==> flow/design.v <==
module CS(clk, reset, X, Y);
	input clk, reset; 
	input [7:0] X;
	output [9:0] Y;
	reg [9:0] X1,X2, X3, X4, X5, X6, X7, X8, X9;
	wire[9:0] avg_w;
	reg [9:0] avg;
	reg [9:0] appr;
	wire[9:0] Y_keep_w;
	reg [9:0] Y;
	reg [12:0] avg_dividend;
	reg [12:0] Y_dividend;
	reg [12:0] total_num;
	reg [9:0] least;
	wire [12:0] avg_dis = 13'd9;
	wire [12:0] Y_dis = 13'd8;
	always @(negedge clk) begin
		if(reset) begin
			X1 <= 0; X2 <= 0; X3 <= 0; X4 <= 0; X5 <= 0; X6 <= 0; X7 <= 0; X8 <= 0; X9 <= 0;
			avg_dividend <= 0;
			total_num <= 0;
		end  
		else begin 
			if (total_num < 9)
				total_num <= total_num + 1;
			X1 <= X2;
			X2 <= X3;
			X3 <= X4;
			X4 <= X5;
			X5 <= X6;
			X6 <= X7;
			X7 <= X8;
			X8 <= X9;
			X9 <= X;
			avg_dividend <= X2+X3+X4+X5+X6+X7+X8+X9+X; 	
		end  
	end  
	calc c1(avg_dividend, avg_dis, avg_w);
	always @(*) begin
		avg = avg_w;
		appr = X1;
		least = 1000;
		if( (avg >= X1) && (avg - X1) < least) begin
			appr = X1;
			least = avg - X1;
		end
		if(avg >= X2 && (avg - X2) < least) begin
			appr = X2;
			least = avg - X2;
		end
		if(avg >= X3 && (avg - X3) < least) begin
			appr = X3;
			least = avg - X3;
		end
		if(avg >= X4 && (avg - X4) < least) begin
			appr = X4;
			least = avg - X4;
		end
		if(avg >= X5 && (avg - X5) < least) begin
			appr = X5;
			least = avg - X5;
		end
		if(avg >= X6 && (avg - X6) < least) begin
			appr = X6;
			least = avg - X6;
		end
		if(avg >= X7 && (avg - X7) < least) begin
			appr = X7;
			least = avg - X7;
		end
		if(avg >= X8 && (avg - X8) < least) begin
			appr = X8;
			least = avg - X8;
		end
		if(avg >= X9 && (avg - X9) < least) begin
			appr = X9;
			least = avg - X9;
		end
		Y_dividend = avg_dividend + avg_dis*appr;
	end  
	calc c2(Y_dividend, Y_dis, Y_keep_w);	
	always @(posedge clk) begin
		if (total_num >= 9)
			Y <= Y_keep_w;
	end 
endmodule
module  calc
    #(parameter width=13)   
	(dividend, divisor, merchant);
	input [width-1:0]       dividend;   
	input [width-1:0]       divisor;   
	output [width-1:0]      merchant;   
	reg [width-1:0]     	temp_dividend;  
	reg [width-1:0]      	temp_divisor;  
	reg [2*width-1:0]    	temp_did;
	reg [2*width-1:0]   	temp_dis;
	reg [width-1:0]      	merchant;   
	reg [width-1:0]      	remainder;   
	integer 		i;
    always @(*) begin
		temp_dividend = dividend;
		temp_divisor = divisor;	
	end
    always @(*) begin
		temp_did = {{width{1'b0}}, temp_dividend};
		temp_dis = {temp_divisor, {width{1'b0}}};
		for(i = 0; i < width; i = i +1) begin
			temp_did = temp_did << 1;
			if(temp_did >= temp_dis) 
				temp_did = temp_did - temp_dis + 1'b1;
			else 
				temp_did = temp_did;
		end  
		merchant = temp_did[width-1:0];
		remainder = temp_did[width*2-1: width];
	end  
endmodule
* From RTL to reports: CS
What the tools print for CS, step after step. Line numbers count from 1 in the design file above. Library cell names are shortened. The mark n/a stands for no value.
Inputs: design top CS, clock input clk, library sky130hd, library corner tt_025C_1v80

* Elaborated design
Source: Yosys, flattened and elaborated, memories not mapped. Widths are those after wreduce. Registers that Yosys merges into a memory's read port (data or address) are not register bits. Print and check cells do not count. Equal cells are merged and count once.
Cells by class: multiply operators 1, mux-type cells 42, order comparisons 46, add/subtract/negate cells 71, reductions and logical operators 9
Operator list (number):
- greater-or-equal comparator 26 x 17 -> 1 bit (second input constant) | 24
- adder 25 x 1 -> 25 bit (second input constant) | 24
- 2-to-1 mux 25 bit | 24
- subtractor 25 x 17 -> 25 bit (second input constant) | 22
- 2-to-1 mux 10 bit | 18
- subtractor 10 bit | 9
- greater-or-equal comparator 10 bit | 9
- less-than comparator 10 bit | 8
- adder 13 x 10 -> 13 bit | 4
- multiplier 4 x 10 -> 13 bit (first input constant) | 1
- subtractor 14 x 17 -> 18 bit (second input constant) | 2
- greater-or-equal comparator 14 x 17 -> 1 bit (second input constant) | 2
- adder 10 x 1 -> 10 bit (second input constant) | 2
- subtractor 10 x 1 -> 10 bit (second input constant) | 2
- adder 12 x 10 -> 13 bit | 1
- adder 13 x 1 -> 13 bit (second input constant) | 1
- adder 13 bit | 1
- greater-or-equal comparator 13 x 4 -> 1 bit (second input constant) | 1
- less-than comparator 13 x 4 -> 1 bit (second input constant) | 1
- adder 13 x 8 -> 13 bit | 1
- adder 11 x 10 -> 12 bit | 1
- adder 10 x 10 -> 11 bit | 1
- less-than comparator 10 bit (second input constant) | 1
- logical AND 1 bit | 9
Word-level totals: bits of input ports 10, flip-flop bits (word level) 126

* Logic depth
Yosys ltp: most cells in a row. Word level: on the elaborated netlist, between registers, memories and ports. Mapped: between sequential cells and ports; inverters and the memories' decode and read muxes count.
Depth: depth in word-level cells 108, ABC_AREA 0, depth in mapped cells 187, mapped depth without buffers 171

* Mapped cells and area
Yosys stat after the flow's synthesis: flattened, memories mapped to cells. It holds for the ABC_AREA given above (unset counts as 0); a run with the other value may have another netlist. The area totals of this step are shown rounded.
Synthesis totals: cells in the netlist 1987, flip-flops 107, synthesis area 15900 um2, buffers 48
Cells by type:
- ha_1 | number 192, total area 2.4E+03 um2
- dfxtp_1 | number 97, total area 1.94E+03 um2
- fa_1 | number 69, total area 1.38E+03 um2
- nor2_1 | number 197, total area 739.459 um2
- inv_1 | number 178, total area 668.141 um2
- a21oi_1 | number 126, total area 630.605 um2
- a21o_1 | number 75, total area 563.04 um2
- xnor2_1 | number 61, total area 534.262 um2
- mux2i_1 | number 53, total area 530.509 um2
- o21ai_0 | number 103, total area 515.494 um2
- nand2_1 | number 114, total area 427.91 um2
- nor2b_1 | number 66, total area 412.896 um2
- xor2_1 | number 41, total area 359.094 um2
- edfxtp_1 | number 10, total area 300.288 um2
- nand2b_1 | number 36, total area 225.216 um2
- o211ai_1 | number 29, total area 217.709 um2
- nand4_1 | number 30, total area 187.68 um2
- nor3_1 | number 37, total area 185.178 um2
Not listed: further types 94, cells in them 473. By module: a second synthesis without flattening, with its own total; a netlist apart from the flattened one above.
Second synthesis, totals: cell total of the unflattened synthesis 7698, area total of the unflattened synthesis 57500 um2
Each row is one instance without its submodules.
Modules:
- calc | instances 2, area 22700 um2, seq. area 0.0 um2, cells 3122
- CS | instances 1, area 12100 um2, seq. area 2240 um2, cells 1454

Memo
Re: implementation data of CS

Measured results for CS: 5 stored runs of the Yosys and OpenROAD flow on sky130hd. The settings differ; the order carries no meaning. The constraints put input and output delay at 20% of the set period each and load the outputs with 0.01 pF.
The measured numbers are rounded.

* Entry A | settings: CORE_UTILIZATION 40; period_ns 79.7; CAP_MARGIN 20; CORE_MARGIN 2; SLEW_MARGIN 20 | results: mapped cell area after synthesis 15900 um2; overall die area 41300 um2; standard-cell area after routing 17600 um2; final design utilization 45.2 %; worst setup slack after layout 3090 ps; total negative slack 0 ps; post-route worst hold slack 458 ps
* Entry B | settings: CORE_UTILIZATION 53; CTS_CLUSTER_DIAMETER 312; SETUP_SLACK_MARGIN 5.0; period_ns 70.0; CAP_MARGIN 20; CORE_MARGIN 2; SLEW_MARGIN 20 | results: mapped cell area after synthesis 15900 um2; overall die area 31400 um2; standard-cell area after routing 20900 um2; final design utilization 70.7 %; worst setup slack after layout 3530 ps; total negative slack 0 ps; post-route worst hold slack 458 ps
* Entry C | settings: CELL_PAD_IN_SITES_GLOBAL_PLACEMENT 2; CORE_MARGIN 5; CORE_UTILIZATION 34; CTS_CLUSTER_DIAMETER 127; CTS_CLUSTER_SIZE 66; GPL_ROUTABILITY_DRIVEN 0; MAX_ROUTING_LAYER met4; PLACE_DENSITY_LB_ADDON 0.04; SETUP_SLACK_MARGIN 5.0; TNS_END_PERCENT 60; period_ns 63.8; CAP_MARGIN 20; SLEW_MARGIN 20 | results: mapped cell area after synthesis 15900 um2; overall die area 51100 um2; standard-cell area after routing 21500 um2; final design utilization 46.3 %; worst setup slack after layout 1010 ps; total negative slack 0 ps; post-route worst hold slack 459 ps
* Entry D | settings: CAP_MARGIN 5; CELL_PAD_IN_SITES_DETAIL_PLACEMENT 1; CORE_ASPECT_RATIO 1.35; CORE_MARGIN 8; CORE_UTILIZATION 70; CTS_CLUSTER_DIAMETER 27; MAX_ROUTING_LAYER met5; MIN_ROUTING_LAYER met2; PLACE_DENSITY_LB_ADDON 0.02; TNS_END_PERCENT 75; period_ns 85.4; SLEW_MARGIN 20 | did not finish, placement stopped with DPL-0033
* Entry E | settings: CORE_UTILIZATION 40; period_ns 68.7; CAP_MARGIN 20; CORE_MARGIN 2; SLEW_MARGIN 20 | results: mapped cell area after synthesis 15900 um2; overall die area 41300 um2; standard-cell area after routing 18600 um2; final design utilization 47.7 %; worst setup slack after layout 1800 ps; total negative slack 0 ps; post-route worst hold slack 459 ps
